==> flow/design.v <==
module cla(
		input  [3:0] A, B,
		input  CIN,
		output COUT,
		output [3:0] S
	);
	wire [3:0] P, G; 
	assign P = A ^ B;
	assign G = A & B;
	wire [3:0] CARRY;
	assign CARRY[0] = G[0] | (P[0] & CIN);																															 
	assign CARRY[1] = G[1] | (P[1] & G[0]) | (P[1] & P[0] & CIN);																							 
	assign CARRY[2] = G[2] | (P[2] & G[1]) | (P[2] & P[1] & G[0]) | (P[2] & P[1] & P[0] & CIN);													 
	assign CARRY[3] = G[3] | (P[3] & G[2]) | (P[3] & P[2] & G[1]) | (P[3] & P[2] & P[1] & G[0]) | (P[3] & P[2] & P[1] & P[0] & CIN);  
	assign COUT  = CARRY[3];
	assign S = P ^ {CARRY[2:0], CIN};
endmodule 
module cla_add(
		input  [23:0] A,B,
		input   CIN,
		output [23:0] OUT,
		output  OF
	);
	wire COUT0, COUT1, COUT2, COUT3, COUT4,COUT5;
	cla claalu_0(.A(A[ 3: 0]), .B(B[ 3: 0]^{4{CIN}}), .CIN(CIN),   .COUT(COUT0), .S(OUT[3:0]));
	cla claalu_1(.A(A[ 7: 4]), .B(B[ 7: 4]^{4{CIN}}), .CIN(COUT0), .COUT(COUT1), .S(OUT[7:4]));
	cla claalu_2(.A(A[11: 8]), .B(B[11: 8]^{4{CIN}}), .CIN(COUT1), .COUT(COUT2), .S(OUT[11:8]));
	cla claalu_3(.A(A[15:12]), .B(B[15:12]^{4{CIN}}), .CIN(COUT2), .COUT(COUT3), .S(OUT[15:12]));
	cla claalu_4(.A(A[19:16]),	.B(B[19:16]^{4{CIN}}), .CIN(COUT3), .COUT(COUT4), .S(OUT[19:16]));
	cla claalu_5(.A(A[23:20]),	.B(B[23:20]^{4{CIN}}), .CIN(COUT4), .COUT(COUT5), .S(OUT[23:20]));
	assign OF = COUT5;
endmodule 
module twos_cla(
		input  [3:0] B,
		input  CIN, 
		output COUT,
		output [3:0] S
	);
	wire [3:0] CARRY;
	assign CARRY[0] = (B[0] & CIN);								 
	assign CARRY[1] = (B[1] & B[0] & CIN);						 
	assign CARRY[2] = (B[2] & B[1] & B[0] & CIN);			 
	assign CARRY[3] = (B[3] & B[2] & B[1] & B[0] & CIN);	 
	assign COUT  = CARRY[3];
	assign S = (B ^ {CARRY[2:0], CIN});
endmodule 
module twoscomp(
		input  [23:0] B,
		output [23:0] OUT
	);
	wire COUT0, COUT1, COUT2, COUT3, COUT4;
	twos_cla t0(.B(~B[ 3: 0]), .CIN(1'b1),   .COUT(COUT0), .S(OUT[3:0]));
	twos_cla t1(.B(~B[ 7: 4]), .CIN(COUT0),  .COUT(COUT1), .S(OUT[7:4]));
	twos_cla t2(.B(~B[11: 8]), .CIN(COUT1),  .COUT(COUT2), .S(OUT[11:8]));
	twos_cla t3(.B(~B[15:12]), .CIN(COUT2),  .COUT(COUT3), .S(OUT[15:12]));
	twos_cla t4(.B(~B[19:16]), .CIN(COUT3),  .COUT(COUT4), .S(OUT[19:16]));
	twos_cla t5(.B(~B[23:20]), .CIN(COUT4),  .COUT(),      .S(OUT[23:20]));
endmodule 
module shifter(
		input  [23:0] IN,
		input  [7:0]  BY,
		input  NEG,				 
		output reg [23:0] OUT
	);
	wire COUT_INT;
	wire [7:0] BY_COMPL;
	twos_cla t_shft0(
		.B(~BY[3:0]), 
		.CIN(1'b1),   
		.COUT(COUT_INT), 
		.S(BY_COMPL[3:0])
	);
	twos_cla t_shft1(
		.B(~BY[7:4]), 
		.CIN(COUT_INT),   
		.COUT(), 
		.S(BY_COMPL[7:4])
	);
	always@(*) begin
		if (NEG == 1'b0) begin	 
			OUT = IN >> BY;
		end else begin					 
			OUT = IN >> BY_COMPL;
		end
	end
endmodule 
module normal(
			input  [23:0] IN,
			input  INOF,
			output reg [22:0] OUT,
			output reg [7:0] COUNT,
			output reg ZEROFLAG
	);
	always@(*) begin
		if (INOF == 1'b1) begin
			OUT   <= IN[23:1];	COUNT <= 8'b1;	  ZEROFLAG <= 1'b0;
		end else begin
			casez (IN)			
				24'b1???????????????????????:
					begin
						OUT <= IN[22:0];	COUNT <= 8'd0;  ZEROFLAG <= 1'b0;
					end 
				24'b01??????????????????????:
					begin
						OUT <= {IN[21:0], 1'b0};  COUNT <= -8'd1;  ZEROFLAG <= 1'b0;
					end
				24'b001?????????????????????:
					begin
						OUT <= {IN[20:0], 2'b0};  COUNT <= -8'd2;  ZEROFLAG <= 1'b0;
					end 
				24'b0001????????????????????:
					begin
						OUT <= {IN[19:0], 3'b0};  COUNT <= -8'd3;  ZEROFLAG <= 1'b0;
					end 
				24'b00001???????????????????:
					begin
						OUT <= {IN[18:0], 4'b0};  COUNT <= -8'd4;  ZEROFLAG <= 1'b0;
					end 
				24'b000001??????????????????:
					begin
						OUT <= {IN[17:0], 5'b0};  COUNT <= -8'd5;  ZEROFLAG <= 1'b0;
					end 
				24'b0000001?????????????????:
					begin
						OUT <= {IN[16:0], 6'b0};  COUNT <= -8'd6;  ZEROFLAG <= 1'b0;
					end 
				24'b00000001????????????????:
					begin
						OUT <= {IN[15:0], 7'b0};  COUNT <= -8'd7;  ZEROFLAG <= 1'b0;
					end 
				24'b000000001???????????????:
					begin
						OUT <= {IN[14:0], 8'b0};  COUNT <= -8'd8;  ZEROFLAG <= 1'b0;
					end 
				24'b0000000001??????????????:
					begin
						OUT <= {IN[13:0], 9'b0};  COUNT <= -8'd9;  ZEROFLAG <= 1'b0;
					end 
				24'b00000000001?????????????:
					begin
						OUT <= {IN[12:0], 10'b0};  COUNT <= -8'd10;  ZEROFLAG <= 1'b0;
					end 
				24'b000000000001????????????:
					begin
						OUT <= {IN[11:0], 11'b0};  COUNT <= -8'd11;  ZEROFLAG <= 1'b0;
					end 
				24'b0000000000001???????????:
					begin
						OUT <= {IN[10:0], 12'b0};  COUNT <= -8'd12;  ZEROFLAG <= 1'b0;
					end 
				24'b00000000000001??????????:
					begin
						OUT <= {IN[9:0], 13'b0};  COUNT <= -8'd13;  ZEROFLAG <= 1'b0;
					end 
				24'b000000000000001?????????:
					begin
						OUT <= {IN[8:0], 14'b0};  COUNT <= -8'd14;  ZEROFLAG <= 1'b0;
					end 
				24'b0000000000000001????????:
					begin
						OUT <= {IN[7:0], 15'b0};  COUNT <= -8'd15;  ZEROFLAG <= 1'b0;
					end 
				24'b00000000000000001???????:
					begin
						OUT <= {IN[6:0], 16'b0};  COUNT <= -8'd16;  ZEROFLAG <= 1'b0;
					end 
				24'b000000000000000001??????:
					begin
						OUT <= {IN[5:0], 17'b0};  COUNT <= -8'd17;  ZEROFLAG <= 1'b0;
					end 
				24'b0000000000000000001?????:
					begin
						OUT <= {IN[4:0], 18'b0};  COUNT <= -8'd18;  ZEROFLAG <= 1'b0;
					end 
				24'b00000000000000000001????:
					begin
						OUT <= {IN[3:0], 19'b0};  COUNT <= -8'd19;  ZEROFLAG <= 1'b0;
					end 
				24'b000000000000000000001???:
					begin
						OUT <= {IN[2:0], 20'b0};  COUNT <= -8'd20;  ZEROFLAG <= 1'b0;
					end 
				24'b0000000000000000000001??:
					begin
						OUT <= {IN[1:0], 21'b0};  COUNT <= -8'd21;  ZEROFLAG <= 1'b0;
					end 
				24'b00000000000000000000001?:
					begin
						OUT <= {IN[0], 22'b0};  COUNT <= -8'd22;  ZEROFLAG <= 1'b0;
					end
				24'b000000000000000000000001:
					begin
						OUT <= {23'b0};  COUNT <= -8'd23;  ZEROFLAG <= 1'b0;
					end
				default:
					begin
						OUT <= {23'b0};  COUNT <= -8'd24;  ZEROFLAG <= 1'b1;
					end 
			endcase
		end
	end
endmodule 
module alu(
		input  FPUCLK,
		input  [31:0] A, B,
		input  [2:0]  CTRL,
		output reg [31:0] OUT
	);
	reg [23:0] APP0, APP1, BPP0, BPP1, RESM;	 
	reg [31:0] OUT0;
	reg ASIGN0, ASIGN1, BSIGN0, BSIGN1, SIGN, OF0;
	reg [2:0]  CTRL1, CTRL2, CTRL3;
	reg [7:0] EXPONENT;
	reg  EXPCIN;				 
	wire [7:0] EXPDIF_w;		 
	wire COUT_EX, COUT_EX1;
	reg [7:0]  EXPCARRY0, EXPCARRY1;						 
	reg  EXPZFLAG0, EXPZFLAG1, EXPZFLAG2;
	cla claexp_0(.A(A[26:23]), .B(B[26:23]^{4{EXPCIN}}), .CIN(EXPCIN),  .COUT(COUT_EX), .S(EXPDIF_w[3:0]));	
	cla claexp_1(.A(A[30:27]),	.B(B[30:27]^{4{EXPCIN}}), .CIN(COUT_EX), .COUT(COUT_EX1), .S(EXPDIF_w[7:4]));
	reg [7:0] EXPDIF0;
	reg EXPLT0;					 
	reg [7:0] AEXP0, BEXP0;		 
	reg [23:0] TBSHIFTED;
	wire [23:0] SHIFTOUT_w;
	shifter shift_0(.IN(TBSHIFTED), .BY(EXPDIF0), .NEG(EXPLT0), .OUT(SHIFTOUT_w));
	reg  [23:0] A_ALUIN, B_ALUIN;
	wire [23:0] ALUOUT;
	reg ALUCIN;
	wire OVERFLOW;
	cla_add cla_add0(
		.A(A_ALUIN),
		.B(B_ALUIN),
		.CIN(ALUCIN),
		.OUT(ALUOUT),
		.OF(OVERFLOW)
	);
	wire [23:0] TWOSOUT;
	twoscomp twosconv0(
		.B(ALUOUT),
		.OUT(TWOSOUT)
	);
	wire [22:0] NORMOUT;
	wire NORMFLAG, NORMZERO;
	wire [7:0] NORM_SHIFT;
	normal normalize0(
		.IN(RESM),
		.INOF(OF0),
		.OUT(NORMOUT),
		.COUNT(NORM_SHIFT),
		.ZEROFLAG(NORMZERO)
	);
	wire COUT_SRES;
	wire [7:0] EXPSRES;
	cla clasresexp_0(.A(EXPCARRY1[3:0]),	.B(NORM_SHIFT[3:0]), .CIN(1'b0),      .COUT(COUT_SRES), .S(EXPSRES[3:0]));
	cla clasresexp_1(.A(EXPCARRY1[7:4]),	.B(NORM_SHIFT[7:4]), .CIN(COUT_SRES), .COUT(),          .S(EXPSRES[7:4]));
	parameter ADD = 3'b000, SUB = 3'b001;
	always@(*) begin
		if (CTRL == ADD | CTRL == SUB) begin
			EXPCIN <= 1'b1;
		end else begin
			EXPCIN <= 1'b0;
		end
		if (CTRL1 == ADD | CTRL1 == SUB) begin			
			if (EXPLT0 == 1'b0) begin			 
				TBSHIFTED <= BPP0;
			end else begin								 
				TBSHIFTED <= APP0;		
			end
		end else begin
			TBSHIFTED <= 24'bX;
		end
		if (CTRL2 == ADD) begin		
			if (((ASIGN1 == 1'b0) & (BSIGN1 == 1'b0)) | ((ASIGN1 == 1'b1) & (BSIGN1 == 1'b1))) begin 	 
				A_ALUIN <= APP1;
				B_ALUIN <= BPP1;
				ALUCIN  <= 1'b0;
			end else if ((ASIGN1 == 1'b0) & (BSIGN1 == 1'b1)) begin
				A_ALUIN <= APP1;	 
				B_ALUIN <= BPP1;
				ALUCIN  <= 1'b1;
			end else if ((ASIGN1 == 1'b1) & (BSIGN1 == 1'b0)) begin
				A_ALUIN <= BPP1;	 
				B_ALUIN <= APP1;
				ALUCIN  <= 1'b1;				
			end else begin
				A_ALUIN <= 24'bX;
				B_ALUIN <= 24'bX;
				ALUCIN  <= 1'bX;
			end			
		end else if (CTRL2 == SUB) begin
			if (((ASIGN1 == 1'b0) & (BSIGN1 == 1'b1)) | ((ASIGN1 == 1'b1) & (BSIGN1 == 1'b0))) begin 	 
				A_ALUIN <= APP1;
				B_ALUIN <= BPP1;
				ALUCIN  <= 1'b0;				
			end else if ((ASIGN1 == 1'b0) & (BSIGN1 == 1'b0)) begin
				A_ALUIN <= APP1;	 
				B_ALUIN <= BPP1;
				ALUCIN  <= 1'b1;				
			end else if ((ASIGN1 == 1'b1) & (BSIGN1 == 1'b1)) begin
				A_ALUIN <= BPP1;	 
				B_ALUIN <= APP1;
				ALUCIN  <= 1'b1;
			end else begin
				A_ALUIN <= 24'bX;
				B_ALUIN <= 24'bX;
				ALUCIN  <= 1'bX;
			end	
		end else begin
			A_ALUIN <= 24'bX;
			B_ALUIN <= 24'bX;
			ALUCIN  <= 1'bX;
		end
		if ((CTRL3 == ADD)|(CTRL3 == SUB)) begin
			if ((EXPZFLAG2 == 1'b1) & (NORMZERO == 1'b1)) begin
				EXPONENT <= 8'b0;
			end else begin
				EXPONENT <= EXPSRES;
			end
		end else begin
			EXPONENT <= EXPSRES;			 
		end
	end
	always@(posedge FPUCLK) begin		
		if (CTRL == ADD | CTRL == SUB) begin
			APP0    <= {1'b1,A[22:0]};
			BPP0    <= {1'b1,B[22:0]};
			ASIGN0  <= A[31];
			BSIGN0  <= B[31];
			EXPDIF0 <= EXPDIF_w;
			EXPLT0  <= ~COUT_EX1;
			AEXP0   <= A[30:23];
			BEXP0   <= B[30:23];
			CTRL1	  <= CTRL;
			if (EXPDIF_w == 8'b0) begin
				EXPZFLAG0 <= 1'b1;
			end else begin
				EXPZFLAG0 <= 1'b0;
			end
		end
		if (CTRL1 == ADD | CTRL1 == SUB) begin
			EXPZFLAG1 <= EXPZFLAG0;
			CTRL2  <= CTRL1;					
			ASIGN1 <= ASIGN0;
			BSIGN1 <= BSIGN0;
			if (EXPLT0 == 1'b0) begin			 
				APP1      <= APP0;
				BPP1      <= SHIFTOUT_w;
				EXPCARRY0  <= AEXP0; 
			end else begin									 
				APP1  	 <= SHIFTOUT_w;
				BPP1      <= BPP0;
				EXPCARRY0  <= BEXP0;					
			end
		end
		if (CTRL2 == ADD) begin
			EXPZFLAG2 <= EXPZFLAG1;
			CTRL3 <= CTRL2;
			if (((ASIGN1 == 1'b0) & (BSIGN1 == 1'b0)) | ((ASIGN1 == 1'b1) & (BSIGN1 == 1'b1))) begin 	 
				RESM <= ALUOUT;
				OF0  <= OVERFLOW;
				EXPCARRY1 <= EXPCARRY0;
				SIGN <= ASIGN1;
			end else if ((ASIGN1 == 1'b0) & (BSIGN1 == 1'b1)) begin
				if (OVERFLOW == 1'b0) begin
					RESM <= TWOSOUT;
				end else begin
					RESM <= ALUOUT;
				end
				OF0 <= 1'b0;
				EXPCARRY1 <= EXPCARRY0;
				SIGN <= ~OVERFLOW;
			end else if ((ASIGN1 == 1'b1) & (BSIGN1 == 1'b0)) begin
				if (OVERFLOW == 1'b0) begin
					RESM <= TWOSOUT;
				end else begin
					RESM <= ALUOUT;
				end
				OF0 <= 1'b0;
				EXPCARRY1 <= EXPCARRY0;
				SIGN <= ~OVERFLOW;
			end
		end else if (CTRL2 == SUB) begin
			CTRL3 <= CTRL2;
			EXPZFLAG2 <= EXPZFLAG1;
			if (((ASIGN1 == 1'b0) & (BSIGN1 == 1'b1)) | ((ASIGN1 == 1'b1) & (BSIGN1 == 1'b0))) begin 	 
				RESM <= ALUOUT;
				OF0 <= OVERFLOW;
				EXPCARRY1 <= EXPCARRY0;
				SIGN <= ASIGN1;
			end else if ((ASIGN1 == 1'b0) & (BSIGN1 == 1'b0)) begin
				if (OVERFLOW == 1'b0) begin
					RESM <= TWOSOUT;
				end else begin
					RESM <= ALUOUT;
				end
				OF0 <= 1'b0;
				EXPCARRY1 <= EXPCARRY0;
				SIGN <= ~OVERFLOW;
			end else if ((ASIGN1 == 1'b1) & (BSIGN1 == 1'b1)) begin
				if (OVERFLOW == 1'b0) begin
					RESM <= TWOSOUT;
				end else begin
					RESM <= ALUOUT;
				end
				OF0 <= 1'b0;
				EXPCARRY1 <= EXPCARRY0;
				SIGN <= ~OVERFLOW;
			end
		end
		if ((CTRL3 == ADD)|(CTRL3 == SUB)) begin
			OUT <= {SIGN, EXPONENT, NORMOUT};
		end
	end
endmodule 
Step by step through the tools: alu
Tool output for the design above, in the order of the flow.
Line numbers count from 1 in the design file above.
Cell names lack the library's common part.
The mark n/a stands for no value.

design
  top module = alu
  clock port = FPUCLK
  cell library = sky130hd
  corner = tt_025C_1v80

Word-level counts
Source: Yosys, flattened and elaborated, memories not mapped. Widths are those after wreduce. Registers that Yosys merges into a memory's read port (data or address) are not register bits. Print and check cells do not count.

operators by class
  multiplexer cells = 75
  reduce/logical cells = 9
  bitwise gates (word level) = 370
  shifts and indexed selects = 2
  equal/unequal tests = 28

operators by type and width
  cell                                                   number
  two-way mux 24 bit                                     27
  parallel mux 23 bit (select 23 bit)                    1
  AND 1 bit                                              215
  parallel mux 8 bit (select 24 bit)                     1
  bitwise XOR 4 bit                                      36
  bitwise OR 1 bit                                       97
  two-way mux 23 bit                                     4
  two-way mux 8 bit                                      10
  >> shifter 24 x 8 -> 24 bit                            2
  AND 4 bit                                              9
  inverter 4 bit                                         8
  two-way mux 1 bit                                      30
  equality test 24 x 1 -> 1 bit (second input constant)  1
  OR reduction 24 bit                                    1
  equality test 23 x 1 -> 1 bit (second input constant)  1
  equality test 22 x 1 -> 1 bit (second input constant)  1
  equality test 21 x 1 -> 1 bit (second input constant)  1
  equality test 20 x 1 -> 1 bit (second input constant)  1
  equality test 19 x 1 -> 1 bit (second input constant)  1
  equality test 18 x 1 -> 1 bit (second input constant)  1
  equality test 17 x 1 -> 1 bit (second input constant)  1
  equality test 16 x 1 -> 1 bit (second input constant)  1
  equality test 15 x 1 -> 1 bit (second input constant)  1
  equality test 3 x 1 -> 1 bit (second input constant)   5
  equality test 14 x 1 -> 1 bit (second input constant)  1
  equality test 13 x 1 -> 1 bit (second input constant)  1
  equality test 12 x 1 -> 1 bit (second input constant)  1
  zero test 3 bit                                        4

Not listed: further kinds 17, cells in them 21.

storage and ports
  output and inout port bits = 32
  elaborated cells = 511
  register bits after elaboration = 209
  input port bits = 68

Depth
Yosys ltp: most cells in a row. Word level: on the elaborated netlist, between registers, memories and ports. Mapped: between sequential cells and ports; inverters and the memories' decode and read muxes count.

depth
  word-level depth = 35
  ABC_AREA = 1
  depth in mapped cells = 32
  gate-level depth less buffers = 31

After synthesis
Source: synth_stat.txt of the flow (Yosys; design flattened, memories mapped). It holds for the ABC_AREA given above (unset counts as 0); a run with the other value may have another netlist.

cell types
  cell type  number  area in all (um^2)
  edfxtp_1   208     6245.99
  nand2_1    384     1.44E+03
  o21ai_0    228     1.14E+03
  inv_1      196     735.706
  ha_1       51      638.112
  o22ai_1    97      606.832
  nor2_1     135     506.736
  a21oi_1    83      415.398
  nand3_1    73      365.35
  clkbuf_1   78      292.781
  xor2_1     25      218.96
  fa_1       8       160.154
  a221oi_1   17      148.893
  xnor2_1    17      148.893
  nand4_1    23      143.888
  nor4_1     21      131.376
  o211ai_1   17      127.622
  nand2_2    16      100.096

Not listed: further types 35, cells in them 140.

synthesis totals
  area of sequential cells = 6246.0 um^2
  flip-flops = 208
  cells in the netlist = 1817
  buffer cells = 101
  chip area (Yosys) = 14602.8 um^2

Worst setup path after synthesis
Source: OpenSTA report_checks on the synthesized netlist (no wires, ideal clock, input and output delay 20% of the period each), path of least setup slack; recovery checks are left aside. Register names are those of the netlist, which keeps one name where synthesis merged equal registers.

path post-synthesis
  path kind = input port to flip-flop
  start = input port CTRL[2]
  end = register EXPZFLAG0
  time at the first pin = 1.100 ns
  path buffers = 1
  slack = -0.452 ns
  setup time = 0.176 ns
  external input delay = 1.100 ns
  required time = 5.324 ns
  period = 5.5 ns
  delay of the path = 4.851 ns
  arrival time = 5.775 ns
  driving pins on the path = 15
  synthesis period reached = 5.952 ns

"delay of the path" is the arrival time less input delay plus setup time.
"driving pins on the path": output pins that drive a net of the path, with the launching flip-flop's if there is one; two outputs of one cell count as two.
"synthesis period reached" = period - worst setup slack (recovery checks aside). The figure is calculated, with input and output delays left at 20% of the set period.

on the way, post-synthesis
  cells stage by stage = nor2_1 > buf_1 > xor2_1 > ha_1 > nand3_1 > nand2_1 > a21oi_1 > inv_1 > a21o_1 > inv_1 > fa_1 > inv_1 > nor4_1 > nand2_1 > nor4_1
  elaborated cells on any way between the ends = 55
  those cells by class = eq/ne (1); mux (2); logic (50); reduce/logical (2)

RTL lines, path post-synthesis
  element          RTL line  text
  start, declared  206       input [2:0] CTRL,
  end, assigned    336       EXPZFLAG0 <= 1'b1;
  end, assigned    338       EXPZFLAG0 <= 1'b0;
  end, declared    218       reg EXPZFLAG0, EXPZFLAG1, EXPZFLAG2;

Chain of elaborated cells between the ends: none given.
Some nets on the timed path still bear RTL names; the line given drives or declares the net.

nets with RTL names, path post-synthesis
  signal       RTL line  text
  EXPCIN       259       if (CTRL == ADD | CTRL == SUB) begin
  EXPDIF_w[4]  16        assign S = P ^ {CARRY[2:0], CIN};

Worst path after layout
Path of least setup slack in the final report of job 4 (OpenROAD, finished layout, wires in). Where an end is a register, its clock arrival counts in the times.

path post-layout
  path kind = flip-flop to flip-flop
  start = register ASIGN1
  end = register RESM[20]
  period = 8.82 ns
  driving pins on the path = 28
  path buffers = 0
  slack = 3.54 ns
  time at the first pin = 0.56 ns
  required time = 9.11 ns
  setup time = 0.27 ns
  arrival time = 5.57 ns

Between the ends stands the longest chain of elaborated cells between them, by number of cells; it is not shown to be the way that was timed. Of several equally long chains one is given.
A line is the first line of the expression or statement that the cell stems from. Yosys adds cells for indexed reads and writes and turns some case tables into memories.
At most two assigning lines are given for a register; there are more.
The path ends at the data pin of a flip-flop with enable; ways to the enable are not counted.

on the way, post-layout
  cells stage by stage = edfxtp_1 > inv_1 > ha_1 > inv_2 > or2_2 > o21ai_0 > a21oi_1 > nor2_1 > ha_1 > nand3_1 > nor2_1 > nand3_1 > nand2_2 > nand2_2 > nand2_2 > inv_1 > fa_1 > xnor2_1 > inv_1 > nand2_1 > inv_1 > nand3_2 > nor3_4 > nand3_2 > nor2_4 > ha_1 > nand2_1 > o21ai_0
  cells in the longest elaborated chain = 34
  elaborated cells on any way between the ends = 231
  those cells by class = mux (33); logic (198)

RTL lines, path post-layout
  element             RTL line  text
  start, declared     211       reg ASIGN0, ASIGN1, BSIGN0, BSIGN1, SIGN, OF0;
  start, assigned     344       ASIGN1 <= ASIGN0;
  AND 1 bit           300       end else if ((ASIGN1 == 1'b1) & (BSIGN1 == 1'b1)) begin
  two-way mux 24 bit  300
  two-way mux 24 bit  296       end else if ((ASIGN1 == 1'b0) & (BSIGN1 == 1'b0)) begin
  two-way mux 24 bit  292       if (((ASIGN1 == 1'b0) & (BSIGN1 == 1'b1)) | ((ASIGN1 == 1'b1) & (BSIGN1 == 1'b0))) begin
  two-way mux 24 bit  291       end else if (CTRL2 == SUB) begin
  two-way mux 24 bit  273       if (CTRL2 == ADD) begin
  bitwise XOR 4 bit   25        cla claalu_0(.A(A[ 3: 0]), .B(B[ 3: 0]^{4{CIN}}), .CIN(CIN), .COUT(COUT0), .S(OUT[3:0]));
  [20 not listed]     n/a
  bitwise XOR 4 bit   45        assign S = (B ^ {CARRY[2:0], CIN});
  two-way mux 24 bit  401       if (OVERFLOW == 1'b0) begin
  two-way mux 24 bit  400       end else if ((ASIGN1 == 1'b1) & (BSIGN1 == 1'b1)) begin
  two-way mux 24 bit  391       end else if ((ASIGN1 == 1'b0) & (BSIGN1 == 1'b0)) begin
  two-way mux 24 bit  386       if (((ASIGN1 == 1'b0) & (BSIGN1 == 1'b1)) | ((ASIGN1 == 1'b1) & (BSIGN1 == 1'b0))) begin
  two-way mux 24 bit  383       end else if (CTRL2 == SUB) begin
  two-way mux 24 bit  356       if (CTRL2 == ADD) begin
  end, assigned       360       RESM <= ALUOUT;
  end, assigned       366       RESM <= TWOSOUT;
  end, declared       209       reg [23:0] APP0, APP1, BPP0, BPP1, RESM;

Subject: alu on sky130hd, stored results

Hello all,

Module alu, platform sky130hd: 5 stored runs of the flow (Yosys, OpenROAD) with differing settings, in no particular order. Input and output delays are each 20% of the period that was set; the output load is 0.01 pF.
"achieved clock period (ns)": clock period set for the run, less the worst setup slack. It is reckoned from that one timing run; input and output delays stay at 20% of the period that was set.
"worst setup path time (ns)": the worst setup path's part of the clock period (all of it between registers, 20% less for each end at a port) less its slack. A launch clock that arrives late makes it longer, a capture clock that arrives late makes it shorter.
By "finish__power__total" is meant OpenSTA's value without simulated activity: inputs other than the clock are taken to toggle once in ten clock periods, and the tool carries that through the logic.

settings of job 1
{
  "ABC_AREA": 1,
  "CELL_PAD_IN_SITES_GLOBAL_PLACEMENT": 3,
  "CORE_ASPECT_RATIO": 0.97,
  "CORE_UTILIZATION": 59,
  "GPL_TIMING_DRIVEN": 1,
  "MAX_ROUTING_LAYER": "met4",
  "MIN_ROUTING_LAYER": "met1",
  "PLACE_DENSITY_LB_ADDON": 0.21,
  "TNS_END_PERCENT": 65,
  "period_ns": 3.02,
  "CAP_MARGIN": 20,
  "CORE_MARGIN": 2,
  "SLEW_MARGIN": 20
}
report of job 1: did not finish, place, FLW-0024

settings of job 2
{
  "ABC_AREA": 1,
  "CELL_PAD_IN_SITES_DETAIL_PLACEMENT": 1,
  "CELL_PAD_IN_SITES_GLOBAL_PLACEMENT": 1,
  "CORE_ASPECT_RATIO": 1.96,
  "CORE_UTILIZATION": 69,
  "CTS_CLUSTER_DIAMETER": 58,
  "CTS_CLUSTER_SIZE": 41,
  "GPL_TIMING_DRIVEN": 0,
  "HOLD_SLACK_MARGIN": -0.07,
  "MAX_ROUTING_LAYER": "met5",
  "PLACE_DENSITY_LB_ADDON": 0.13,
  "SETUP_SLACK_MARGIN": 0.02,
  "period_ns": 6.92,
  "CAP_MARGIN": 20,
  "CORE_MARGIN": 2,
  "SLEW_MARGIN": 20
}
report of job 2: did not finish, place, FLW-0024

settings of job 3
{
  "CELL_PAD_IN_SITES_DETAIL_PLACEMENT": 1,
  "CELL_PAD_IN_SITES_GLOBAL_PLACEMENT": 1,
  "CORE_UTILIZATION": 69,
  "CTS_CLUSTER_DIAMETER": 58,
  "CTS_CLUSTER_SIZE": 41,
  "GPL_TIMING_DRIVEN": 1,
  "HOLD_SLACK_MARGIN": -0.07,
  "MAX_ROUTING_LAYER": "met5",
  "PLACE_DENSITY_LB_ADDON": 0.13,
  "SETUP_SLACK_MARGIN": 0.02,
  "period_ns": 6.92,
  "CAP_MARGIN": 20,
  "CORE_MARGIN": 2,
  "SLEW_MARGIN": 20
}
report of job 3: did not finish, place, FLW-0024

settings of job 4
{
  "ABC_AREA": 1,
  "CORE_ASPECT_RATIO": 0.65,
  "CORE_MARGIN": 4,
  "CORE_UTILIZATION": 20,
  "GPL_ROUTABILITY_DRIVEN": 0,
  "MAX_ROUTING_LAYER": "met5",
  "PLACE_DENSITY_LB_ADDON": 0.15,
  "TNS_END_PERCENT": 60,
  "period_ns": 8.82,
  "CAP_MARGIN": 20,
  "SLEW_MARGIN": 20
}
report of job 4
yosys chip area after synthesis (um^2): 14602.8
finish__design__die__area: 77501.6
finish__design__instance__area__stdcell: 17514.3
finish__design__instance__utilization: 0.2434
finish__timing__setup__ws: 3.541
finish__timing__setup__tns: 0.000
finish__timing__hold__ws: 0.415
finish__power__total: 4.475e-03
achieved clock period (ns): 5.279
worst setup path time (ns): 5.28
worst setup path kind: flip-flop to flip-flop

settings of job 5
{
  "period_ns": 5.5,
  "CAP_MARGIN": 20,
  "CORE_MARGIN": 2,
  "CORE_UTILIZATION": 40,
  "SLEW_MARGIN": 20
}
report of job 5
yosys chip area after synthesis (um^2): 14381.3
finish__design__die__area: 37486.8
finish__design__instance__area__stdcell: 17103.9
finish__design__instance__utilization: 0.4820
finish__timing__setup__ws: 0.178
finish__timing__setup__tns: 0.000
finish__timing__hold__ws: 0.418
finish__power__total: 7.534e-03
achieved clock period (ns): 5.322
worst setup path time (ns): 5.32
worst setup path kind: flip-flop to flip-flop

Thanks
